==> flow/design.v <==
module mux #(parameter ADDR_WIDTH = 16) (
    output reg  [ADDR_WIDTH -1 :0] out,
    input  wire [ADDR_WIDTH -1 :0] a,
    input  wire [ADDR_WIDTH -1 :0] b,
    input  wire                    sel
);
always @(*) begin
    if (sel) begin
        out = a;
    end
    else begin
        out = b;
    end
end
endmodule
module demux #(parameter ADDR_WIDTH = 16) (
    output reg  [ADDR_WIDTH -1 :0] out1,
    output reg  [ADDR_WIDTH -1 :0] out2,
    input  wire [ADDR_WIDTH -1 :0] in,
    input  wire                    sel
);
always @(*) begin
    out1 = 'd0;
    out2 = 'd0;
    if (sel) begin
        out1 = in;
    end
    else begin
        out2 = in;
    end
end
endmodule
module RoundSaturate #(parameter    IN_WORD_LENGTH    = 9,  IN_INT_LENGTH    = 0, IN_FLOAT_LENGTH    = 8, 
                                    OUT_WORD_LENGTH   = 8, OUT_INT_LENGTH   = 0, OUT_FLOAT_LENGTH   = 7) (
    output reg  signed [OUT_WORD_LENGTH-1:0] i_round_saturated,
    output reg  signed [OUT_WORD_LENGTH-1:0] q_round_saturated,
    input  wire signed [IN_WORD_LENGTH -1:0] i_in,
    input  wire signed [IN_WORD_LENGTH -1:0] q_in
);
wire round_half_up_i;
wire round_half_up_q;
reg saturate_i;
reg saturate_q;
generate
    if (OUT_INT_LENGTH) begin
        assign round_half_up_i    = i_in[IN_FLOAT_LENGTH - OUT_FLOAT_LENGTH -1] && (~i_in[IN_FLOAT_LENGTH + OUT_INT_LENGTH -1 : IN_FLOAT_LENGTH - OUT_FLOAT_LENGTH ]);
        assign round_half_up_q    = q_in[IN_FLOAT_LENGTH - OUT_FLOAT_LENGTH -1] && (~q_in[IN_FLOAT_LENGTH + OUT_INT_LENGTH -1 : IN_FLOAT_LENGTH - OUT_FLOAT_LENGTH ]);
    end
    else begin
        assign round_half_up_i    = i_in[IN_FLOAT_LENGTH - OUT_FLOAT_LENGTH -1] && (~i_in[IN_FLOAT_LENGTH -1 : IN_FLOAT_LENGTH - OUT_FLOAT_LENGTH]); 
        assign round_half_up_q    = q_in[IN_FLOAT_LENGTH - OUT_FLOAT_LENGTH -1] && (~q_in[IN_FLOAT_LENGTH -1 : IN_FLOAT_LENGTH - OUT_FLOAT_LENGTH]);
    end
endgenerate
generate
        if (IN_INT_LENGTH>0 && OUT_INT_LENGTH >0) begin
            always @(*) begin                   
                i_round_saturated = round_half_up_i + {i_in[IN_WORD_LENGTH -1] ,    i_in[IN_FLOAT_LENGTH + OUT_INT_LENGTH -1 : IN_FLOAT_LENGTH ] ,   i_in[ IN_FLOAT_LENGTH -1 : IN_FLOAT_LENGTH - OUT_FLOAT_LENGTH ]};
                q_round_saturated = round_half_up_q + {q_in[IN_WORD_LENGTH -1] ,    q_in[IN_FLOAT_LENGTH + OUT_INT_LENGTH -1 : IN_FLOAT_LENGTH ] ,   q_in[ IN_FLOAT_LENGTH -1 : IN_FLOAT_LENGTH - OUT_FLOAT_LENGTH ]};
                if (i_in[IN_WORD_LENGTH -1]) begin
                    if (!(i_in[IN_FLOAT_LENGTH + IN_INT_LENGTH -1 : IN_FLOAT_LENGTH] == 'd0 || i_in[IN_INT_LENGTH  + IN_FLOAT_LENGTH -1 : IN_FLOAT_LENGTH + OUT_INT_LENGTH] == { ( IN_INT_LENGTH - OUT_INT_LENGTH ) {1'b1} }  )) begin
                        i_round_saturated = {i_in[IN_WORD_LENGTH -1] , { (OUT_WORD_LENGTH -1) {1'b0}} } ;
                    end
                end
                else begin
                    if (i_in[IN_INT_LENGTH  + IN_FLOAT_LENGTH -1 : IN_FLOAT_LENGTH + OUT_INT_LENGTH] ) begin
                       i_round_saturated [OUT_WORD_LENGTH -2:0] = { (OUT_WORD_LENGTH -1) {1'b1}} ;
                    end
                end
                if (q_in[IN_WORD_LENGTH -1]) begin
                    if ((!(q_in[IN_FLOAT_LENGTH + IN_INT_LENGTH -1 : IN_FLOAT_LENGTH] == 'd0 || q_in[IN_INT_LENGTH  + IN_FLOAT_LENGTH -1 : IN_FLOAT_LENGTH + OUT_INT_LENGTH] == { ( IN_INT_LENGTH - OUT_INT_LENGTH ) {1'b1} }  ))) begin
                        q_round_saturated = {q_in[IN_WORD_LENGTH -1] , { (OUT_WORD_LENGTH -1) {1'b0}} } ;
                    end
                end
                else begin
                    if (q_in[IN_INT_LENGTH + IN_FLOAT_LENGTH -1 : IN_FLOAT_LENGTH + OUT_INT_LENGTH]) begin
                       q_round_saturated [OUT_WORD_LENGTH -2:0] = { (OUT_WORD_LENGTH -1) {1'b1}};
                    end
                end 
                if (i_in == { (IN_WORD_LENGTH -1) {1'b1}}) begin
                    i_round_saturated = { (OUT_WORD_LENGTH -1) {1'b0}} ;
                end
                if (q_in == { (IN_WORD_LENGTH -1) {1'b1}}) begin
                    q_round_saturated = { (OUT_WORD_LENGTH -1) {1'b0}};
                end
            end
        end
        else if ((IN_INT_LENGTH>0) && (OUT_INT_LENGTH == 0)) begin
            always @(*) begin
                i_round_saturated = round_half_up_i + {i_in[IN_WORD_LENGTH -1] ,   i_in[ IN_FLOAT_LENGTH -1 : IN_FLOAT_LENGTH - OUT_FLOAT_LENGTH ]};
                q_round_saturated = round_half_up_q + {q_in[IN_WORD_LENGTH -1] ,   q_in[ IN_FLOAT_LENGTH -1 : IN_FLOAT_LENGTH - OUT_FLOAT_LENGTH ]};
                if (i_in[IN_WORD_LENGTH -1]) begin
                    if (!(&i_in[IN_FLOAT_LENGTH + IN_INT_LENGTH -1 : IN_FLOAT_LENGTH])) begin
                        i_round_saturated = {i_in[IN_WORD_LENGTH -1] , { (OUT_WORD_LENGTH -1) {1'b0}} };
                    end
                    if (&i_in[IN_FLOAT_LENGTH + IN_INT_LENGTH -1 : IN_FLOAT_LENGTH - OUT_FLOAT_LENGTH -1]) begin
                        i_round_saturated = { (OUT_WORD_LENGTH -1) {1'b0}};
                    end
                end
                else begin
                    if (i_in[IN_INT_LENGTH  + IN_FLOAT_LENGTH -1 : IN_FLOAT_LENGTH ]) begin
                       i_round_saturated [OUT_WORD_LENGTH -2:0] = { (OUT_WORD_LENGTH -1) {1'b1}}; 
                    end
                    if (&i_in[IN_FLOAT_LENGTH + IN_INT_LENGTH -1 : IN_FLOAT_LENGTH - OUT_FLOAT_LENGTH]) begin
                        i_round_saturated = { (OUT_WORD_LENGTH -1) {1'b1}};
                    end
                end
                if (q_in[IN_WORD_LENGTH -1]) begin
                    if (!(&q_in[IN_FLOAT_LENGTH + IN_INT_LENGTH -1 : IN_FLOAT_LENGTH])) begin
                        q_round_saturated = {q_in[IN_WORD_LENGTH -1] , { (OUT_WORD_LENGTH -1) {1'b0}} };
                    end
                    if (&q_in[IN_FLOAT_LENGTH + IN_INT_LENGTH -1 : IN_FLOAT_LENGTH - OUT_FLOAT_LENGTH -1]) begin
                        q_round_saturated = {(OUT_WORD_LENGTH -1){1'b0}};
                    end
                end
                else begin
                    if (q_in[IN_INT_LENGTH + IN_FLOAT_LENGTH -1 : IN_FLOAT_LENGTH]) begin
                       q_round_saturated [OUT_WORD_LENGTH -2:0] = { (OUT_WORD_LENGTH -1) {1'b1}};
                    end
                    if (&q_in[IN_FLOAT_LENGTH + IN_INT_LENGTH -1 : IN_FLOAT_LENGTH - OUT_FLOAT_LENGTH]) begin
                        q_round_saturated = {(OUT_WORD_LENGTH -1){1'b1}};
                    end
                end  
            end
        end
        else begin
            always @(*) begin
                i_round_saturated =   round_half_up_i +  {i_in[IN_WORD_LENGTH -1] ,i_in[ IN_FLOAT_LENGTH -1 : IN_FLOAT_LENGTH - OUT_FLOAT_LENGTH ]};
                q_round_saturated =   round_half_up_q +  {q_in[IN_WORD_LENGTH -1] ,q_in[ IN_FLOAT_LENGTH -1 : IN_FLOAT_LENGTH - OUT_FLOAT_LENGTH ]};
                if (&i_in[1+ IN_FLOAT_LENGTH -1 : IN_FLOAT_LENGTH - OUT_FLOAT_LENGTH -1]) begin
                    i_round_saturated = { (OUT_WORD_LENGTH -1) {1'b0}};
                end
                if (&q_in[1+ IN_FLOAT_LENGTH -1 : IN_FLOAT_LENGTH - OUT_FLOAT_LENGTH -1]) begin
                    q_round_saturated = { (OUT_WORD_LENGTH -1) {1'b0}};
                end
            end
        end
endgenerate
endmodule
module cmplx_mul #(parameter    IN1_WORD_LENGTH = 16, IN1_INT_LENGTH = 0, IN1_FLOAT_LENGTH = 15,         
                                IN2_WORD_LENGTH = 5,  IN2_INT_LENGTH = 0, IN2_FLOAT_LENGTH = 4,         
                                OUT_WORD_LENGTH = 12, OUT_INT_LENGTH = 0, OUT_FLOAT_LENGTH = 11 ) (     
    output wire signed [OUT_WORD_LENGTH-1:0]    out_i,
    output wire signed [OUT_WORD_LENGTH-1:0]    out_q,
    input  wire signed [IN1_WORD_LENGTH-1:0]    in1_i,
    input  wire signed [IN1_WORD_LENGTH-1:0]    in1_q,
    input  wire signed [IN2_WORD_LENGTH-1:0]    in2_i,
    input  wire signed [IN2_WORD_LENGTH-1:0]    in2_q
);
reg signed [1 + IN1_INT_LENGTH + IN2_INT_LENGTH + 2 + IN1_FLOAT_LENGTH + IN2_FLOAT_LENGTH -1:0] mul_i;
reg signed [1 + IN1_INT_LENGTH + IN2_INT_LENGTH + 2 + IN1_FLOAT_LENGTH + IN2_FLOAT_LENGTH -1:0] mul_q;
reg signed [IN2_WORD_LENGTH-1 +1 :0]    temp1;  
reg signed [IN1_WORD_LENGTH-1 +1 :0]    temp2;  
reg signed [IN1_WORD_LENGTH-1 +1 :0]    temp3;  
reg signed [1 + IN1_INT_LENGTH + IN2_INT_LENGTH + 1 + IN1_FLOAT_LENGTH + IN2_FLOAT_LENGTH -1:0]    temp11;  
reg signed [1 + IN1_INT_LENGTH + IN2_INT_LENGTH + 1 + IN1_FLOAT_LENGTH + IN2_FLOAT_LENGTH -1:0]    temp22; 
reg signed [1 + IN1_INT_LENGTH + IN2_INT_LENGTH + 1 + IN1_FLOAT_LENGTH + IN2_FLOAT_LENGTH -1:0]    temp33; 
always @(*) begin
        temp1 = in2_i + in2_q;
        temp2 = in1_i + in1_q;
        temp3 = in1_q - in1_i;
        temp11 = temp1 * in1_i;
        temp22 = temp2 * in2_q;
        temp33 = temp3 * in2_i;
        mul_i = temp11 - temp22;
        mul_q = temp11 + temp33;
end
RoundSaturate #(    .IN_WORD_LENGTH(1 + IN1_INT_LENGTH + IN2_INT_LENGTH + 2 + IN1_FLOAT_LENGTH + IN2_FLOAT_LENGTH) ,
                    .IN_INT_LENGTH(IN1_INT_LENGTH + IN2_INT_LENGTH + 2),
                    .IN_FLOAT_LENGTH(IN1_FLOAT_LENGTH + IN2_FLOAT_LENGTH),
                    .OUT_WORD_LENGTH(OUT_WORD_LENGTH), 
                    .OUT_INT_LENGTH(OUT_INT_LENGTH), 
                    .OUT_FLOAT_LENGTH(OUT_FLOAT_LENGTH) ) U0_RoundSaturate (
    .i_in(mul_i),
    .q_in(mul_q),
    .i_round_saturated(out_i),
    .q_round_saturated(out_q)
);
endmodule
module radix2 #(parameter   SAMPLE_WORD_LENGTH  = 8, SAMPLE_INT_LENGTH  = 0, SAMPLE_FLOAT_LENGTH  = 7, 
                            TWIDDLE_WORD_LENGTH = 8, TWIDDLE_INT_LENGTH = 0, TWIDDLE_FLOAT_LENGTH = 7) (
    output reg  signed [SAMPLE_WORD_LENGTH -1 :0] out1_i_reg,
    output reg  signed [SAMPLE_WORD_LENGTH -1 :0] out1_q_reg,
    output reg  signed [SAMPLE_WORD_LENGTH -1 :0] out2_i_reg,
    output reg  signed [SAMPLE_WORD_LENGTH -1 :0] out2_q_reg,
    input  wire signed [SAMPLE_WORD_LENGTH -1 :0] in1_i,
    input  wire signed [SAMPLE_WORD_LENGTH -1 :0] in1_q,
    input  wire signed [SAMPLE_WORD_LENGTH -1 :0] in2_i,
    input  wire signed [SAMPLE_WORD_LENGTH -1 :0] in2_q,
    input  wire signed [TWIDDLE_WORD_LENGTH-1 :0] twiddle1_i,
    input  wire signed [TWIDDLE_WORD_LENGTH-1 :0] twiddle1_q,
    input  wire signed [TWIDDLE_WORD_LENGTH-1 :0] twiddle2_i,
    input  wire signed [TWIDDLE_WORD_LENGTH-1 :0] twiddle2_q,
    input  wire                                   ff_en,
    input  wire                                   rst,
    input  wire                                   clk
);
reg  signed [SAMPLE_WORD_LENGTH+1 -1 :0] adder_i_out1,adder_q_out1,adder_i_out2,adder_q_out2;
wire signed [SAMPLE_WORD_LENGTH   -1 :0] out1_i,out1_q,out2_i,out2_q;
always @(posedge clk or negedge rst) begin
    if (!rst) begin
        out1_i_reg <= 'd0;
        out1_q_reg <= 'd0;
        out2_i_reg <= 'd0;
        out2_q_reg <= 'd0;
    end
    else begin
        if (ff_en) begin
            out1_i_reg <= out1_i;
            out1_q_reg <= out1_q;
            out2_i_reg <= out2_i;
            out2_q_reg <= out2_q;
        end
    end
end
always @(*) begin
    adder_i_out1  = in1_i + in2_i;
    adder_q_out1  = in1_q + in2_q;
    adder_i_out2  = in1_i - in2_i;
    adder_q_out2  = in1_q - in2_q;
end
cmplx_mul #(    .IN1_WORD_LENGTH(SAMPLE_WORD_LENGTH+1) , .IN1_INT_LENGTH(SAMPLE_INT_LENGTH+1) , .IN1_FLOAT_LENGTH(SAMPLE_FLOAT_LENGTH ) ,
                .IN2_WORD_LENGTH(TWIDDLE_WORD_LENGTH ) , .IN2_INT_LENGTH(TWIDDLE_INT_LENGTH ) , .IN2_FLOAT_LENGTH(TWIDDLE_FLOAT_LENGTH) ,
                .OUT_WORD_LENGTH(SAMPLE_WORD_LENGTH  ) , .OUT_INT_LENGTH(SAMPLE_INT_LENGTH  ) , .OUT_FLOAT_LENGTH(SAMPLE_FLOAT_LENGTH ) ) 
U1 (
    .out_i (out1_i),
    .out_q (out1_q),
    .in1_i (adder_i_out1),
    .in1_q (adder_q_out1),
    .in2_i (twiddle1_i),
    .in2_q (twiddle1_q)
);
cmplx_mul #(    .IN1_WORD_LENGTH(SAMPLE_WORD_LENGTH+1) , .IN1_INT_LENGTH(SAMPLE_INT_LENGTH+1) , .IN1_FLOAT_LENGTH(SAMPLE_FLOAT_LENGTH ) ,
                .IN2_WORD_LENGTH(TWIDDLE_WORD_LENGTH ) , .IN2_INT_LENGTH(TWIDDLE_INT_LENGTH ) , .IN2_FLOAT_LENGTH(TWIDDLE_FLOAT_LENGTH) ,
                .OUT_WORD_LENGTH(SAMPLE_WORD_LENGTH  ) , .OUT_INT_LENGTH(SAMPLE_INT_LENGTH  ) , .OUT_FLOAT_LENGTH(SAMPLE_FLOAT_LENGTH ) ) 
U2 (                    
    .out_i (out2_i),
    .out_q (out2_q),
    .in1_i (adder_i_out2),
    .in1_q (adder_q_out2),
    .in2_i (twiddle2_i),
    .in2_q (twiddle2_q)
);
endmodule
module fifo #(parameter WORD_LENGTH  = 8, FIFO_DEPTH = 8) (
    output reg  signed [WORD_LENGTH         -1 : 0] data_out,
    output wire                                     empty,
    output wire                                     full,
    output wire        [$clog2(FIFO_DEPTH)  -1 : 0] r_ptr_reg,
    output wire        [$clog2(FIFO_DEPTH)  -1 : 0] w_ptr_reg,
    input  wire signed [WORD_LENGTH         -1 : 0] data_in,
    input  wire                                     w_en,
    input  wire                                     r_en,
    input  wire                                     fft_done,
    input  wire                                     rst,
    input  wire                                     clk
);
localparam PTR_WIDTH = $clog2(FIFO_DEPTH)+1;
reg signed  [WORD_LENGTH -1 : 0] fifo [FIFO_DEPTH -1 : 0];
reg         [PTR_WIDTH   -1 : 0] w_ptr,w_ptr_temp;
reg         [PTR_WIDTH   -1 : 0] r_ptr,r_ptr_temp;
wire                             write;
wire                             read;
always @(posedge clk or negedge rst) begin
    if (!rst) begin
        data_out  <= 'd0;
        w_ptr_temp <= 'd0;
        r_ptr_temp <= 'd0;
    end
    else begin
        w_ptr_temp <= w_ptr;
        r_ptr_temp <= r_ptr;
        if (write) begin
            fifo[w_ptr_temp[PTR_WIDTH-2:0]] <= data_in;
        end
        if (read) begin
            data_out <= fifo[r_ptr_temp[PTR_WIDTH-2:0]];
        end
    end
end
always @(*) begin
    w_ptr = w_ptr_temp;
    r_ptr = r_ptr_temp;
    if (write) begin
        w_ptr = w_ptr_temp + 1'b1;
    end
    if (fft_done) begin
        r_ptr = 'd0;
    end else if (read) begin
        r_ptr = r_ptr_temp + 1'b1;
    end
end
assign full  = (w_ptr_temp[PTR_WIDTH-2:0] == r_ptr_temp[PTR_WIDTH-2:0]) &&  (w_ptr_temp[PTR_WIDTH-1] ^ r_ptr_temp[PTR_WIDTH-1]);
assign empty = (r_ptr_temp == w_ptr_temp);
assign write = w_en && !full;
assign read  = r_en && !empty;
assign w_ptr_reg = w_ptr_temp[$clog2(FIFO_DEPTH)-1 : 0];
assign r_ptr_reg = r_ptr_temp[$clog2(FIFO_DEPTH)-1 : 0];
endmodule
module twiddles #(parameter TWIDDLE_WORD_LENGTH = 8, TWIDDLE_INT_LENGTH = 0, TWIDDLE_FLOAT_LENGTH = 7) (
    output reg  signed  [TWIDDLE_WORD_LENGTH -1 : 0] twiddle_i_reg,
    output reg  signed  [TWIDDLE_WORD_LENGTH -1 : 0] twiddle_q_reg,
    input  wire         [3                   -1 : 0] address,
    input  wire         clk,
    input  wire         rst
);
reg signed [TWIDDLE_WORD_LENGTH -1 : 0] twiddle_i;
reg signed [TWIDDLE_WORD_LENGTH -1 : 0] twiddle_q;
always @(posedge clk or negedge rst) begin
    if (!rst) begin
        twiddle_i_reg <= 'd0;
        twiddle_q_reg <= 'd0;
    end
    else begin
        twiddle_i_reg <= twiddle_i;
        twiddle_q_reg <= twiddle_q;
    end
end
always @(*) begin
    case (address)
        'd0 :   begin 
                    twiddle_i = 8'b01111111; 
                    twiddle_q = 8'b00000000; 
                end
        'd1 :   begin
                    twiddle_i = 8'b01110110;  
                    twiddle_q = 8'b11001111;  
                end
        'd2 :   begin
                    twiddle_i = 8'b01011011;
                    twiddle_q = 8'b10100101;
                end 
        'd3 :   begin
                    twiddle_i = 8'b00110001;  
                    twiddle_q = 8'b10001010;  
                end
        'd4 :   begin
                    twiddle_i = 8'b00000000; 
                    twiddle_q = 8'b10000000; 
                end 
        'd5 :   begin
                    twiddle_i = 8'b11001111; 
                    twiddle_q = 8'b10001010; 
                end 
        'd6 :   begin
                    twiddle_i = 8'b10100101; 
                    twiddle_q = 8'b10100101; 
                end 
        'd7 :   begin
                    twiddle_i = 8'b10001010; 
                    twiddle_q = 8'b11001111; 
                end   
    endcase
end
endmodule
module ctrl #( parameter FIFO_DEPTH = 8) (
    output reg   [3                  -1:0]  twiddle_addr,
    output reg   [5                  -1:0]  counter_r,
    output reg                              fifo1_w_en,
    output reg                              fifo2_w_en,
    output reg                              twiddle_sel,
    output reg                              fifo1_r_en,
    output reg                              fifo2_r_en,
    output wire                             stage_num,
    output wire                             fft_done,
    output wire                             stage4,
    output wire                             idle,
    input  wire  [$clog2(FIFO_DEPTH)  -1:0] r_ptr1,
    input  wire  [$clog2(FIFO_DEPTH)  -1:0] r_ptr2,
    input  wire  [$clog2(FIFO_DEPTH)  -1:0] w_ptr1,
    input  wire  [$clog2(FIFO_DEPTH)  -1:0] w_ptr2,
    input  wire                             fft_strt,
    input  wire                             fifo1_full,
    input  wire                             fifo2_full,
    input  wire                             fifo1_empty,
    input  wire                             fifo2_empty,
    input  wire                             rst,
    input  wire                             clk
);
reg [3 -1 : 0] current_state,next_state;
reg [5 -1 : 0] counter;
reg [2 -1 : 0] stg2_counter,stg2_counter_r;
reg stage1_done, stage2_done, stage3_done, stage4_done ;
localparam  IDLE   = 3'b000,
            STAGE1 = 3'b001,
            STAGE2 = 3'b010,
            STAGE3 = 3'b011,
            STAGE4 = 3'b100;
always @(posedge clk or negedge rst) begin
    if (!rst) begin
        current_state  <= 'd0;
        counter_r      <= 'd0;
        stg2_counter_r <= 'd0;
    end
    else begin
        current_state  <= next_state;
        counter_r      <= counter;
        stg2_counter_r <= stg2_counter;
    end
end
always @(*) begin
    case (current_state)
        IDLE :      begin
                        if (fft_strt) begin
                            next_state = STAGE1;
                            counter = counter_r + 'd1;
                        end
                        else begin
                            next_state = IDLE;
                            counter    = 'd0;
                        end
                        stg2_counter   =  'd0;
                        twiddle_sel    = 1'b1;
                        twiddle_addr   =  'd0;
                        fifo1_w_en     =  'd0;
                        fifo2_w_en     =  'd0;
                        fifo1_r_en     =  'd0;
                        fifo2_r_en     =  'd0;
                        stage1_done    = 1'b0;
                        stage2_done    = 1'b0;
                        stage3_done    = 1'b0;
                        stage4_done    = 1'b0;
                    end
        STAGE1:     begin
                        stage1_done  = (w_ptr2 == 'd8);
                        stage2_done  = 1'b0;
                        stage3_done  = 1'b0;
                        stage4_done  = 1'b0;
                        twiddle_sel  = 1'b0;
                        stg2_counter =  'd0;
                        if (stage1_done) begin
                            next_state = STAGE2;
                            counter    = 'd31;
                        end
                        else begin
                            next_state = STAGE1;
                            counter    = counter_r + 1'b1;
                        end
                        if (counter_r[1:0] == 'd2) begin
                            twiddle_addr = 'd4;
                        end
                        else begin
                            twiddle_addr = 'd0;
                        end
                        fifo1_w_en  =  counter_r[1] && (w_ptr1 != 'd8);
                        fifo2_w_en  = ~counter_r[1] && (counter_r != 'd1);
                        fifo1_r_en  =  'd0;
                        fifo2_r_en  =  'd0; 
                    end
        STAGE2:     begin
                        stage1_done = 1'b0;
                        stage2_done = (r_ptr2 == 'd9) ;
                        stage3_done = 1'b0;
                        stage4_done = 1'b0;
                        if (stage2_done) begin
                            next_state = STAGE3;
                            counter    = 'd0;
                            stg2_counter = 'd0;
                        end
                        else begin
                            next_state = STAGE2;
                            counter    = counter_r + 1'b1;
                            if (stg2_counter_r < 'd3) begin  
                                stg2_counter = stg2_counter_r + 1'b1;
                            end
                            else begin
                                stg2_counter = stg2_counter_r;
                            end
                        end
                        case (counter_r[2:0])
                            'd3:  twiddle_addr = 'd0;
                            'd4:  twiddle_addr = 'd4;
                            'd5:  twiddle_addr = 'd2;
                            'd6:  twiddle_addr = 'd6; 
                            default: twiddle_addr = 'd0;
                        endcase
                        if (counter_r[2:0] > 'd5 ) begin
                            twiddle_sel  = ~counter_r[0];
                        end
                        else begin
                            twiddle_sel  = !(|counter_r[2:0]);
                        end
                        fifo1_w_en   = (counter_r[2:0] > 'd1) && (counter_r[2:0] < 'd6); 
                        fifo2_w_en   = ((counter_r[2:0] > 'd5) || (counter_r[2:0] < 'd2)) && (stg2_counter_r > 'd2);  
                        fifo1_r_en   =  counter_r[0];
                        fifo2_r_en   = ~counter_r[0];
                    end
        STAGE3:     begin
                        stage1_done  = 1'b0;
                        stage2_done  = 1'b0;
                        stage3_done  = (w_ptr2 == 'd7);
                        stage4_done  = 1'b0;
                        if (stage3_done) begin
                            next_state = STAGE4;
                            counter = 'd0;
                        end
                        else begin
                            next_state = STAGE3;
                            counter = counter_r + 'd1;
                        end
                        case (counter_r)
                            'd06:    twiddle_addr = 'd4;
                            'd07:    twiddle_addr = 'd2;
                            'd08:    twiddle_addr = 'd6;
                            'd09:    twiddle_addr = 'd1;
                            'd10:    twiddle_addr = 'd5;
                            'd11:    twiddle_addr = 'd3;
                            'd12:    twiddle_addr = 'd7;
                            default: twiddle_addr = 'd0;
                        endcase
                        stg2_counter =  'd0;
                        if (counter_r > 'd5) begin
                            twiddle_sel  = ~counter_r[0];
                        end 
                        else begin
                            twiddle_sel  = !(|counter_r);
                        end
                        fifo1_w_en   =  (counter_r < 'd8); 
                        fifo2_w_en   =  (counter_r > 'd7) && (counter_r < 'd16);
                        fifo1_r_en   =  counter_r[0];
                        fifo2_r_en   = ~counter_r[0];
                    end
        STAGE4:     begin
                        stage1_done  = 1'b0;
                        stage2_done  = 1'b0;
                        stage3_done  = 1'b0;
                        stage4_done  = (w_ptr2 == 'd0);
                        if (stage4_done) begin
                            next_state  = IDLE;
                            counter     = 'd0;
                        end
                        else begin
                            next_state  = STAGE4;
                            counter     = counter_r + 'd1;
                        end
                        twiddle_addr = 'd0;
                        twiddle_sel  = 'd0;
                        stg2_counter = 'd0;
                        fifo1_w_en   =  (counter_r < 'd8); 
                        fifo2_w_en   =  (counter_r > 'd7) && (counter_r < 'd16);
                        fifo1_r_en   =  counter_r[0];
                        fifo2_r_en   = ~counter_r[0];
                    end
        default:    begin
                        stage1_done  = 1'b0;
                        stage2_done  = 1'b0;
                        stage3_done  = 1'b0;
                        stage4_done  = 1'b0;
                        next_state   = IDLE;
                        counter      = 'd0;
                        twiddle_addr = 'd0;
                        twiddle_sel  = 'd0;
                        stg2_counter = 'd0;
                        fifo1_w_en   = 1'b0; 
                        fifo2_w_en   = 1'b0;
                        fifo1_r_en   = 1'b0;
                        fifo2_r_en   = 1'b0;
        end
    endcase
end
assign stage_num = (current_state[1] | current_state[2]);  
assign fft_done  = stage4_done;
assign stage4    = (current_state == STAGE4);
assign idle      = (current_state == IDLE);
endmodule
module fft #(parameter SAMPLE_WORD_LENGTH  = 8, SAMPLE_INT_LENGTH  = 0, SAMPLE_FLOAT_LENGTH  = 7, FIFO_DEPTH = 16) (
    output wire signed [SAMPLE_WORD_LENGTH -1 : 0]  fifo1_dout_i,
    output wire signed [SAMPLE_WORD_LENGTH -1 : 0]  fifo1_dout_q,
    output wire signed [SAMPLE_WORD_LENGTH -1 : 0]  fifo2_dout_i,
    output wire signed [SAMPLE_WORD_LENGTH -1 : 0]  fifo2_dout_q,
    input  wire signed [SAMPLE_WORD_LENGTH -1 : 0]  din_i,
    input  wire signed [SAMPLE_WORD_LENGTH -1 : 0]  din_q,
    input  wire                                     strt_pulse,
    input  wire                                     valid_in,
    input  wire                                     rst,
    input  wire                                     clk,
    output wire                                     idle,
    output wire                                     res_valid,
    output wire signed [SAMPLE_WORD_LENGTH -1 : 0]  res_i,
    output wire signed [SAMPLE_WORD_LENGTH -1 : 0]  res_q
);
localparam  TWIDDLE_WORD_LENGTH  = 8, 
            TWIDDLE_INT_LENGTH   = 0, 
            TWIDDLE_FLOAT_LENGTH = 7,
            PTR_WIDTH            = $clog2(FIFO_DEPTH);
wire in_sel;
wire signed [SAMPLE_WORD_LENGTH -1 :0] out1_i_reg;
wire signed [SAMPLE_WORD_LENGTH -1 :0] out1_q_reg;
wire signed [SAMPLE_WORD_LENGTH -1 :0] out2_i_reg;
wire signed [SAMPLE_WORD_LENGTH -1 :0] out2_q_reg;
wire signed [SAMPLE_WORD_LENGTH -1 :0] in1_i;
wire signed [SAMPLE_WORD_LENGTH -1 :0] in1_q;
wire signed [SAMPLE_WORD_LENGTH -1 :0] in2_i;
wire signed [SAMPLE_WORD_LENGTH -1 :0] in2_q;
wire signed [SAMPLE_WORD_LENGTH -1 :0] fifo1_din_i;
wire signed [SAMPLE_WORD_LENGTH -1 :0] fifo1_din_q;
wire signed [SAMPLE_WORD_LENGTH -1 :0] fifo2_din_i;
wire signed [SAMPLE_WORD_LENGTH -1 :0] fifo2_din_q;
reg  signed [SAMPLE_WORD_LENGTH -1 :0] din_i_r;
reg  signed [SAMPLE_WORD_LENGTH -1 :0] din_q_r;
wire signed [TWIDDLE_WORD_LENGTH-1 :0] twiddle1_i;
wire signed [TWIDDLE_WORD_LENGTH-1 :0] twiddle1_q;
wire signed [TWIDDLE_WORD_LENGTH-1 :0] twiddle2_i;
wire signed [TWIDDLE_WORD_LENGTH-1 :0] twiddle2_q;
wire signed [SAMPLE_WORD_LENGTH -1 :0] in_i,in_fb_i;
wire signed [SAMPLE_WORD_LENGTH -1 :0] in_q,in_fb_q;
reg valid_in_r,valid_in_r_r,valid_in_r_r_r,strt_pulse_r;
wire [5                  -1 : 0] counter;
wire [SAMPLE_WORD_LENGTH -1 : 0] temp_i, temp_q;
wire [PTR_WIDTH          -1 : 0] r_ptr1,r_ptr2,w_ptr1,w_ptr2;
mux #(.ADDR_WIDTH(SAMPLE_WORD_LENGTH)) mux_U3 (
    .out(in_fb_i),
    .a  (fifo2_dout_i),
    .b  (fifo1_dout_i),
    .sel(counter[0])
);
mux #(.ADDR_WIDTH(SAMPLE_WORD_LENGTH)) mux_U4 (
    .out(in_fb_q),
    .a  (fifo2_dout_q),
    .b  (fifo1_dout_q),
    .sel(counter[0])
);
wire stage_num;
mux #(.ADDR_WIDTH(SAMPLE_WORD_LENGTH)) mux_U5 (
    .out(in_i),
    .a  (in_fb_i),
    .b  (din_i_r),
    .sel(stage_num)
);
mux #(.ADDR_WIDTH(SAMPLE_WORD_LENGTH)) mux_U6 (
    .out(in_q),
    .a  (in_fb_q),
    .b  (din_q_r),
    .sel(stage_num)
);
demux #(.ADDR_WIDTH(SAMPLE_WORD_LENGTH)) demux_U0 (
    .out1(in2_i ),
    .out2(in1_i ),
    .in  (in_i ),
    .sel (counter[0])
);
demux #(.ADDR_WIDTH(SAMPLE_WORD_LENGTH)) demux_U1 (
    .out1(in2_q ),
    .out2(in1_q ),
    .in  (in_q  ),
    .sel (counter[0])
);
reg signed [TWIDDLE_WORD_LENGTH -1 : 0] twiddle1_i_r,twiddle1_q_r;
reg signed [SAMPLE_WORD_LENGTH  -1 : 0] in1_i_r,in1_q_r;
radix2 #(   .SAMPLE_WORD_LENGTH (SAMPLE_WORD_LENGTH), .SAMPLE_INT_LENGTH (SAMPLE_INT_LENGTH), .SAMPLE_FLOAT_LENGTH (SAMPLE_FLOAT_LENGTH),
            .TWIDDLE_WORD_LENGTH(TWIDDLE_WORD_LENGTH), .TWIDDLE_INT_LENGTH(TWIDDLE_INT_LENGTH), .TWIDDLE_FLOAT_LENGTH(TWIDDLE_FLOAT_LENGTH)) radix2_U0 (
    .out1_i_reg(out1_i_reg),
    .out1_q_reg(out1_q_reg),
    .out2_i_reg(out2_i_reg),
    .out2_q_reg(out2_q_reg),
    .in1_i     (in1_i_r),
    .in1_q     (in1_q_r),
    .in2_i     (in2_i),
    .in2_q     (in2_q),
    .twiddle1_i(twiddle1_i_r),
    .twiddle1_q(twiddle1_q_r),
    .twiddle2_i(twiddle2_i),
    .twiddle2_q(twiddle2_q),
    .ff_en     (counter[0]),
    .rst       (rst),
    .clk       (clk)
);
mux #(.ADDR_WIDTH(SAMPLE_WORD_LENGTH)) mux_U0 (
    .out(temp_i),
    .a  (out2_i_reg),
    .b  (out1_i_reg),
    .sel(counter[0])
);
mux #(.ADDR_WIDTH(SAMPLE_WORD_LENGTH)) mux_U1 (
    .out(temp_q),
    .a  (out2_q_reg ),
    .b  (out1_q_reg ),
    .sel(counter[0])
);
wire [SAMPLE_WORD_LENGTH*2 -1 : 0] fifo1_dout,fifo2_dout;
wire fifo1_full,fifo2_full,fifo1_w_en,fifo2_w_en,fifo1_r_en,fifo2_r_en,fifo1_empty,fifo2_empty;
demux #(.ADDR_WIDTH(SAMPLE_WORD_LENGTH)) demux_U2 (
    .out1(fifo1_din_i),
    .out2(fifo2_din_i),
    .in  (temp_i ),
    .sel (fifo1_w_en)
);
demux #(.ADDR_WIDTH(SAMPLE_WORD_LENGTH)) demux_U3 (
    .out1(fifo1_din_q),
    .out2(fifo2_din_q),
    .in  (temp_q ),
    .sel (fifo1_w_en)
);
wire fft_done;
fifo #(.WORD_LENGTH(2 * SAMPLE_WORD_LENGTH), .FIFO_DEPTH(FIFO_DEPTH)) fifo_U0 (
    .data_out  (fifo1_dout),
    .empty     (fifo1_empty),
    .full      (fifo1_full),
    .r_ptr_reg (r_ptr1),
    .w_ptr_reg (w_ptr1),
    .data_in   ({fifo1_din_i,fifo1_din_q}),
    .w_en      (fifo1_w_en && valid_in_r_r_r),
    .r_en      (fifo1_r_en),
    .fft_done  (fft_done),
    .rst       (rst),
    .clk       (clk)
); 
fifo #(.WORD_LENGTH(2 * SAMPLE_WORD_LENGTH), .FIFO_DEPTH(FIFO_DEPTH)) fifo_U1 (
    .data_out  (fifo2_dout),
    .empty     (fifo2_empty),
    .full      (fifo2_full),
    .r_ptr_reg (r_ptr2),
    .w_ptr_reg (w_ptr2),
    .data_in   ({fifo2_din_i,fifo2_din_q}),
    .w_en      (fifo2_w_en && valid_in_r_r_r),
    .r_en      (fifo2_r_en),
    .fft_done  (fft_done),
    .rst       (rst),
    .clk       (clk)
);
wire [TWIDDLE_WORD_LENGTH -1 : 0] twiddle_i_reg,twiddle_q_reg;
wire [3                   -1 : 0] address;
twiddles #(.TWIDDLE_WORD_LENGTH(TWIDDLE_WORD_LENGTH), .TWIDDLE_INT_LENGTH(TWIDDLE_INT_LENGTH), .TWIDDLE_FLOAT_LENGTH(TWIDDLE_FLOAT_LENGTH) ) twiddles_U0 (
    .twiddle_i_reg (twiddle_i_reg),
    .twiddle_q_reg (twiddle_q_reg),
    .address       (address),
    .clk           (clk),
    .rst           (rst)
);
wire            twiddle_sel;
wire            stage4;
ctrl #(.FIFO_DEPTH (FIFO_DEPTH)) ctrl_U0 (
    .twiddle_addr  (address),
    .counter_r     (counter),
    .fifo1_w_en    (fifo1_w_en),
    .fifo2_w_en    (fifo2_w_en),
    .r_ptr1        (r_ptr1),
    .r_ptr2        (r_ptr2),
    .w_ptr1        (w_ptr1),
    .w_ptr2        (w_ptr2),
    .twiddle_sel   (twiddle_sel),
    .fifo1_r_en    (fifo1_r_en),
    .fifo2_r_en    (fifo2_r_en),
    .stage_num     (stage_num),
    .stage4        (stage4),
    .idle          (idle),
    .fft_done      (fft_done),
    .fft_strt   (strt_pulse_r),
    .fifo1_full    (fifo1_full),
    .fifo2_full    (fifo2_full),
    .fifo1_empty   (fifo1_empty),
    .fifo2_empty   (fifo2_empty),
    .rst           (rst),
    .clk           (clk)
);
demux #(.ADDR_WIDTH(TWIDDLE_WORD_LENGTH)) demux_U4 (
    .out1(twiddle1_i ),
    .out2(twiddle2_i ),
    .in  (twiddle_i_reg),
    .sel (twiddle_sel)
);
demux #(.ADDR_WIDTH(TWIDDLE_WORD_LENGTH)) demux_U5 (
    .out1(twiddle1_q ),
    .out2(twiddle2_q ),
    .in  (twiddle_q_reg),
    .sel (twiddle_sel)
);
always @(posedge clk or negedge rst) begin
    if (!rst) begin
        twiddle1_i_r    <= 'd0;
        twiddle1_q_r    <= 'd0;
        in1_i_r         <= 'd0;
        in1_q_r         <= 'd0;
        din_i_r         <= 'd0;
        din_q_r         <= 'd0;
        valid_in_r      <= 'd0;
        valid_in_r_r    <= 'd0;
        valid_in_r_r_r  <= 'd0;
        strt_pulse_r    <= 'd0;
    end
    else begin
        if (twiddle_sel) begin
            twiddle1_i_r <= twiddle1_i;
            twiddle1_q_r <= twiddle1_q;
        end
        in1_i_r        <= in1_i;
        in1_q_r        <= in1_q;
        din_i_r        <= din_i;
        din_q_r        <= din_q;
        valid_in_r     <= valid_in;
        valid_in_r_r   <= valid_in_r;
        valid_in_r_r_r <= valid_in_r_r;
        strt_pulse_r   <= strt_pulse;
    end
end
assign fifo1_dout_i = $signed(fifo1_dout[2*SAMPLE_WORD_LENGTH -1 : SAMPLE_WORD_LENGTH]);
assign fifo1_dout_q = $signed(fifo1_dout[  SAMPLE_WORD_LENGTH -1 : 0                 ]);
assign fifo2_dout_i = $signed(fifo2_dout[2*SAMPLE_WORD_LENGTH -1 : SAMPLE_WORD_LENGTH]);
assign fifo2_dout_q = $signed(fifo2_dout[  SAMPLE_WORD_LENGTH -1 : 0                 ]);
assign res_valid = stage4 && valid_in_r_r_r && ((fifo1_w_en && !fifo1_full) || (fifo2_w_en && !fifo2_full));
assign res_i     = temp_i;
assign res_q     = temp_q;
endmodule
module fft16 (
    input  wire              clk,
    input  wire              rst_n,
    input  wire              start,
    input  wire signed [8:0] din_i,
    input  wire signed [8:0] din_q,
    output wire              ready,
    output wire              dout_valid,
    output wire signed [8:0] dout_i,
    output wire signed [8:0] dout_q
);
wire signed [8:0] fifo1_dout_i, fifo1_dout_q, fifo2_dout_i, fifo2_dout_q;
fft #(.SAMPLE_WORD_LENGTH(9), .SAMPLE_INT_LENGTH(0), .SAMPLE_FLOAT_LENGTH(8), .FIFO_DEPTH(16)) u_fft (
    .fifo1_dout_i (fifo1_dout_i),
    .fifo1_dout_q (fifo1_dout_q),
    .fifo2_dout_i (fifo2_dout_i),
    .fifo2_dout_q (fifo2_dout_q),
    .din_i        (din_i),
    .din_q        (din_q),
    .strt_pulse   (start),
    .valid_in     (1'b1),
    .rst          (rst_n),
    .clk          (clk),
    .idle         (ready),
    .res_valid    (dout_valid),
    .res_i        (dout_i),
    .res_q        (dout_q)
);
endmodule
# Tool chain data of fft16
# Tool output for the design above, in the order of the flow.
# Lines are those of the file above, counted from 1.
# Library cell names are shortened.
# A cell with - has no value.
# design
top	fft16
clock	clk
cell_library	sky130hd
pvt_corner	tt_025C_1v80

# Elaborated design
# Counts by Yosys on the flattened word-level netlist (proc, flatten, opt, wreduce). Print and check cells are left out.
# Memory sizes are those after Yosys's memory passes, which may raise the word count (mostly to a power of two), join words into wider ones and drop unused or constant bits.
# bits
mem_bits_ro	120
mem_bits_rw	0
latch_bits	0
elab_cells	347
memories	1
clocked_rd_ports_x_width	15
regBits	742
# memory_table
memory	words	word_bits	read_ports	write_ports	line_no	rtl
(name not given)	8	15	1	0	319	case (address)
# op_classes
n_addsub	25
multipliers	6
shifts	0
bitwise	9
muxes	69
n_eq	82
n_reduce_logical	89
compare	10
n_div	0
# op_table
op	n
multiplier 11 x 8 -> 18 bit	4
parallel mux 18 bit (select 16 bit)	2
multiplier 9 x 10 -> 18 bit	2
two-way mux 9 bit	30
equality test 4 bit with constant B	32
AND reduction 3 bit	36
equality test 4 x 3 -> 1 bit with constant B	16
AND reduction 12 bit	4
two-way mux 8 bit	6
two-way mux 5 bit	9
AND reduction 11 bit	4
adder 18 x 18 -> 19 bit	2
subtractor 18 x 18 -> 19 bit	2
adder 1 x 9 -> 9 bit	4
logical AND 1 x 8 -> 1 bit	4
equality test 4 x 2 -> 1 bit with constant B	8
inverter 8 bit	4
adder 5 x 1 -> 5 bit with constant B	6
equality test 5 x 4 -> 1 bit with constant B	5
parallel mux 5 bit (select 5 bit)	1
adder 10 x 10 -> 11 bit	2
subtractor 10 x 10 -> 11 bit	2
parallel mux 3 bit (select 7 bit)	1
adder 9 x 9 -> 10 bit	2
subtractor 9 x 9 -> 10 bit	2
adder 8 x 8 -> 9 bit	2
parallel mux 3 bit (select 3 bit)	2
logical AND 1 bit	17
# Not listed: further kinds 38, cells in them 79.

# Logic depth
# Yosys ltp: most cells in a row. Word level: on the elaborated netlist, between registers, memories and ports. Mapped: between sequential cells and ports; inverters and the memories' decode and read muxes count.
# logic_depth
word_depth	14
ABC_AREA	1
depth_mapped	68
depth_no_buf	65

# After synthesis
# The flow's flattened synthesis, as Yosys stat reports it; memories are mapped. The netlist is that of the ABC_AREA named above (0 if unset); the other value can give another one.
# Totals and module areas in this step are rounded.
# mapped
ffs	744
mapped_area_um2	54600
cells	5897
n_buf	109
# types
type	n	area_total_um2
edfxtp_1	576	1.73E+04
fa_1	410	8.21E+03
nand2_1	1381	5.18E+03
ha_1	394	4.93E+03
dfrtp_1	168	4.2E+03
inv_1	1039	3899.99
nor2_1	455	1.71E+03
a21oi_1	250	1251.2
xor2_1	127	1.11E+03
o21ai_0	192	960.922
nand3_1	187	935.898
nand4_1	101	631.856
xnor2_1	63	551.779
a221oi_1	42	367.853
clkbuf_1	92	345.331
a22o_1	39	341.578
nand2_2	43	269.008
o21bai_1	31	232.723
# Not listed: further types 52, cells in them 307.

# Timing after synthesis
# OpenSTA on the mapped netlist: ideal clock, no wires. The path of least setup slack (recovery checks aside). Input and output delay are each 20% of the period. Register names are those of the netlist, which keeps one name where synthesis merged equal registers.
# synth_timing
path_type	reg2reg
from	register u_fft.ctrl_U0.counter_r[0]
to	register u_fft.radix2_U0.out2_q_reg[8]
required_ns	9.876
t_first_pin_ns	0.000
stages	65
path_delay_ns	9.888
setup_slack_ns	0.112
period_ns	10.0
n_path_buf	5
t_arrival_ns	9.764
period_less_setup_slack_ns	9.888
# "path_delay_ns" is the arrival time less input delay plus setup time.
# "stages" counts driving pins, that of a launching flip-flop among them; a cell with two outputs on the path counts twice.
# "period_less_setup_slack_ns" = period - worst setup slack (recovery checks aside). The figure is calculated, with input and output delays left at 20% of the set period.
# The rows between start and end are the longest chain of elaborated cells between them; the timing report does not say that the signal goes this way. Where chains are equally long, one stands for them.
# Each line given opens the expression or statement behind the cell; cells for indexed reads and writes are added by Yosys, which also makes memories of some case tables.
# synth_between
cell_sequence	dfrtp_1 > inv_1 > buf_2 > clkbuf_1 > clkbuf_1 > ha_1 > nand2_1 > nand2_1 > nand3_1 > nand3_4 > inv_2 > clkbuf_1 > nand2_1 > clkbuf_1 > inv_1 > fa_1 > a21oi_1 > o21ai_0 > (+29 left out) > nand2_1 > nand2_1 > nand2_1 > nor2_1 > nand3_1 > o21ai_0 > inv_1 > ha_1 > ha_1 > inv_1 > nor2_1 > nand2_1 > nor2_1 > nand3_1 > nand2_1 > nand2_1 > nand2_1 > a21oi_1
elab_chain_cells	14
cone_cells	35
classes_between	add/sub (6); mul (2); compare (2); mux (15); logic (2); reduce/logical (8)
# synth_rtl
element	line_no	rtl
from (decl)	357	output reg   [5                  -1:0]  counter_r,
from (assign)	391	counter_r      <= 'd0;
from (assign)	396	counter_r      <= counter;
OR reduction 5 bit	515	twiddle_sel  = !(|counter_r);
zero test 1 bit	515
two-way mux 1 bit	511	if (counter_r > 'd5) begin
parallel mux 1 bit (select 3 bit)	401	case (current_state)
two-way mux 8 bit	25	if (sel) begin
adder 8 x 8 -> 9 bit	158	temp1 = in2_i + in2_q;
multiplier 9 x 10 -> 18 bit	161	temp11 = temp1 * in1_i;
adder 18 x 18 -> 19 bit	165	mul_q = temp11 + temp33;
inverter 8 bit	51	assign round_half_up_q    = q_in[IN_FLOAT_LENGTH - OUT_FLOAT_LENGTH -1] && (~q_in[IN_FLOAT_LENGTH -1 : IN_FLOA ...
logical AND 1 x 8 -> 1 bit	51
adder 1 x 9 -> 9 bit	90	q_round_saturated = round_half_up_q + {q_in[IN_WORD_LENGTH -1] ,   q_in[ IN_FLOAT_LENGTH -1 : IN_FLOAT_LENGTH ...
two-way mux 9 bit	108	if (!(&q_in[IN_FLOAT_LENGTH + IN_INT_LENGTH -1 : IN_FLOAT_LENGTH])) begin
two-way mux 9 bit	111	if (&q_in[IN_FLOAT_LENGTH + IN_INT_LENGTH -1 : IN_FLOAT_LENGTH - OUT_FLOAT_LENGTH -1]) begin
two-way mux 9 bit	107	if (q_in[IN_WORD_LENGTH -1]) begin
to (assign)	204	out2_q_reg <= 'd0;
to (assign)	211	out2_q_reg <= out2_q;
to (decl)	184	output reg  signed [SAMPLE_WORD_LENGTH -1 :0] out2_q_reg,

# Path in the finished layout
# Path of least setup slack in the final report of stored run 1 (OpenROAD, finished layout, wires in). Where an end is a register, its clock arrival counts in the times.
# layout_timing
path_type	reg2reg
from	register u_fft.ctrl_U0.current_state[2]
to	register u_fft.radix2_U0.out2_q_reg[8]
n_path_buf	5
setup_slack_ns	-2.31
period_ns	7.49
required_ns	8.13
t_arrival_ns	10.44
t_first_pin_ns	0.70
stages	61
# The rows between start and end are the longest chain of elaborated cells between them; the timing report does not say that the signal goes this way. Where chains are equally long, one stands for them.
# layout_between
cell_sequence	dfrtp_1 > nor2_2 > buf_6 > buf_6 > a21oi_4 > o21ai_4 > o21ai_4 > nor2_2 > buf_4 > ha_4 > inv_4 > fa_2 > xor2_4 > buf_6 > ha_4 > inv_4 > a21oi_4 > o31ai_4 > (+25 left out) > nand2_1 > nand2_1 > nand2_1 > nand2_1 > nor2_2 > nand3_1 > o21ai_1 > inv_1 > ha_4 > ha_4 > inv_4 > nor2_4 > nand2_2 > nor2_4 > nand3_2 > nor2_2 > a21oi_2 > a21oi_1
elab_chain_cells	13
cone_cells	28
classes_between	add/sub (6); mul (2); eq/ne (2); mux (11); logic (2); reduce/logical (5)
# layout_rtl
element	line_no	rtl
from (decl)	379	reg [3 -1 : 0] current_state,next_state;
from (assign)	390	current_state  <= 'd0;
from (assign)	395	current_state  <= next_state;
bitwise OR 1 bit	560	assign stage_num = (current_state[1] | current_state[2]);
two-way mux 9 bit	8	if (sel) begin
two-way mux 9 bit	25	if (sel) begin
subtractor 9 x 9 -> 10 bit	219	adder_q_out2  = in1_q - in2_q;
subtractor 10 x 10 -> 11 bit	160	temp3 = in1_q - in1_i;
multiplier 11 x 8 -> 18 bit	163	temp33 = temp3 * in2_i;
adder 18 x 18 -> 19 bit	165	mul_q = temp11 + temp33;
inverter 8 bit	51	assign round_half_up_q    = q_in[IN_FLOAT_LENGTH - OUT_FLOAT_LENGTH -1] && (~q_in[IN_FLOAT_LENGTH -1 : IN_FLOA ...
logical AND 1 x 8 -> 1 bit	51
adder 1 x 9 -> 9 bit	90	q_round_saturated = round_half_up_q + {q_in[IN_WORD_LENGTH -1] ,   q_in[ IN_FLOAT_LENGTH -1 : IN_FLOAT_LENGTH ...
two-way mux 9 bit	108	if (!(&q_in[IN_FLOAT_LENGTH + IN_INT_LENGTH -1 : IN_FLOAT_LENGTH])) begin
two-way mux 9 bit	111	if (&q_in[IN_FLOAT_LENGTH + IN_INT_LENGTH -1 : IN_FLOAT_LENGTH - OUT_FLOAT_LENGTH -1]) begin
two-way mux 9 bit	107	if (q_in[IN_WORD_LENGTH -1]) begin
to (assign)	204	out2_q_reg <= 'd0;
to (assign)	211	out2_q_reg <= out2_q;
to (decl)	184	output reg  signed [SAMPLE_WORD_LENGTH -1 :0] out2_q_reg,

Lab notebook: fft16

2 stored runs of fft16 in the flow (synthesis by Yosys, layout by OpenROAD, sky130hd cells), in arbitrary order. Constraints: input delay and output delay 20% of the set period each, output load 0.01 pF.
"clock_period_reached_ns" = clock period - worst setup slack. The figure is calculated, with input and output delays left at 20% of the set period.
"timing.worst_path_ns" = time allowed to the worst setup path (clock period - input delay - output delay, where it has them) - its slack; a late launch clock adds to it, a late capture clock takes from it.
Measured values are rounded.

Stored run 1, flow files:
==> flow/run.sh <==
#!/bin/bash
# the make line also repeats the synthesis and layout settings of config.mk as NAME=value (left out here)
make -C /OpenROAD-flow-scripts/flow DESIGN_CONFIG=/design/flow/config.mk WORK_HOME=/design/flow/orfs CLKGATE_MAP_FILE= finish
==> flow/config.mk <==
export PLATFORM = sky130hd
export DESIGN_NAME = fft16
export DESIGN_NICKNAME = fft16
export VERILOG_FILES = /design/flow/design.v
export SDC_FILE = /design/flow/constraint.sdc
export NUM_CORES = 4
export LEC_CHECK = 0
export ABC_AREA = 1
export CAP_MARGIN = 35
export CELL_PAD_IN_SITES_DETAIL_PLACEMENT = 1
export CORE_MARGIN = 7
export CORE_UTILIZATION = 28
export CTS_CLUSTER_SIZE = 64
export GPL_ROUTABILITY_DRIVEN = 0
export GPL_TIMING_DRIVEN = 1
export MAX_ROUTING_LAYER = met4
export MIN_ROUTING_LAYER = met2
export PLACE_DENSITY_LB_ADDON = 0.28
export SETUP_SLACK_MARGIN = -0.36
export SLEW_MARGIN = 0
==> flow/constraint.sdc <==
create_clock -name core_clock -period 7.49 [get_ports {clk}]
set_input_delay 1.4980 -clock core_clock [delete_from_list [all_inputs] [get_ports {clk}]]
set_output_delay 1.4980 -clock core_clock [all_outputs]
set_load 0.01 [all_outputs]

==> results of stored run 1, as CSV <==
result,value
die_um2,208000
setup_worst_slack_ns,-2.31
worst_hold_slack_ns,0.349
final_cell_area_um2,74100
synth_chip_area_um2,54600
tns_ns,-75.9
timing.worst_path_ns,9.80
path_kind,"reg2reg"
clock_period_reached_ns,9.804

Stored run 2, flow files:
==> flow/run.sh <==
#!/bin/bash
# the make line also repeats the synthesis and layout settings of config.mk as NAME=value (left out here)
make -C /OpenROAD-flow-scripts/flow DESIGN_CONFIG=/design/flow/config.mk WORK_HOME=/design/flow/orfs CLKGATE_MAP_FILE= finish
==> flow/config.mk <==
export PLATFORM = sky130hd
export DESIGN_NAME = fft16
export DESIGN_NICKNAME = fft16
export VERILOG_FILES = /design/flow/design.v
export SDC_FILE = /design/flow/constraint.sdc
export NUM_CORES = 4
export LEC_CHECK = 0
export ABC_AREA = 1
export CAP_MARGIN = 15
export CELL_PAD_IN_SITES_GLOBAL_PLACEMENT = 1
export CORE_ASPECT_RATIO = 0.92
export CORE_MARGIN = 2
export CORE_UTILIZATION = 37
export CTS_CLUSTER_DIAMETER = 225
export CTS_CLUSTER_SIZE = 82
export GPL_TIMING_DRIVEN = 0
export MAX_ROUTING_LAYER = met4
export MIN_ROUTING_LAYER = met2
export SLEW_MARGIN = 35
export TNS_END_PERCENT = 20
==> flow/constraint.sdc <==
create_clock -name core_clock -period 10.0 [get_ports {clk}]
set_input_delay 2.0000 -clock core_clock [delete_from_list [all_inputs] [get_ports {clk}]]
set_output_delay 2.0000 -clock core_clock [all_outputs]
set_load 0.01 [all_outputs]

==> results of stored run 2, as CSV <==
result,value
die_um2,151000
synth_chip_area_um2,54600
final_cell_area_um2,65000
setup_worst_slack_ns,0.093
clock_period_reached_ns,9.907
timing.worst_path_ns,9.91
path_kind,"reg2reg"
tns_ns,0.000
worst_hold_slack_ns,0.392
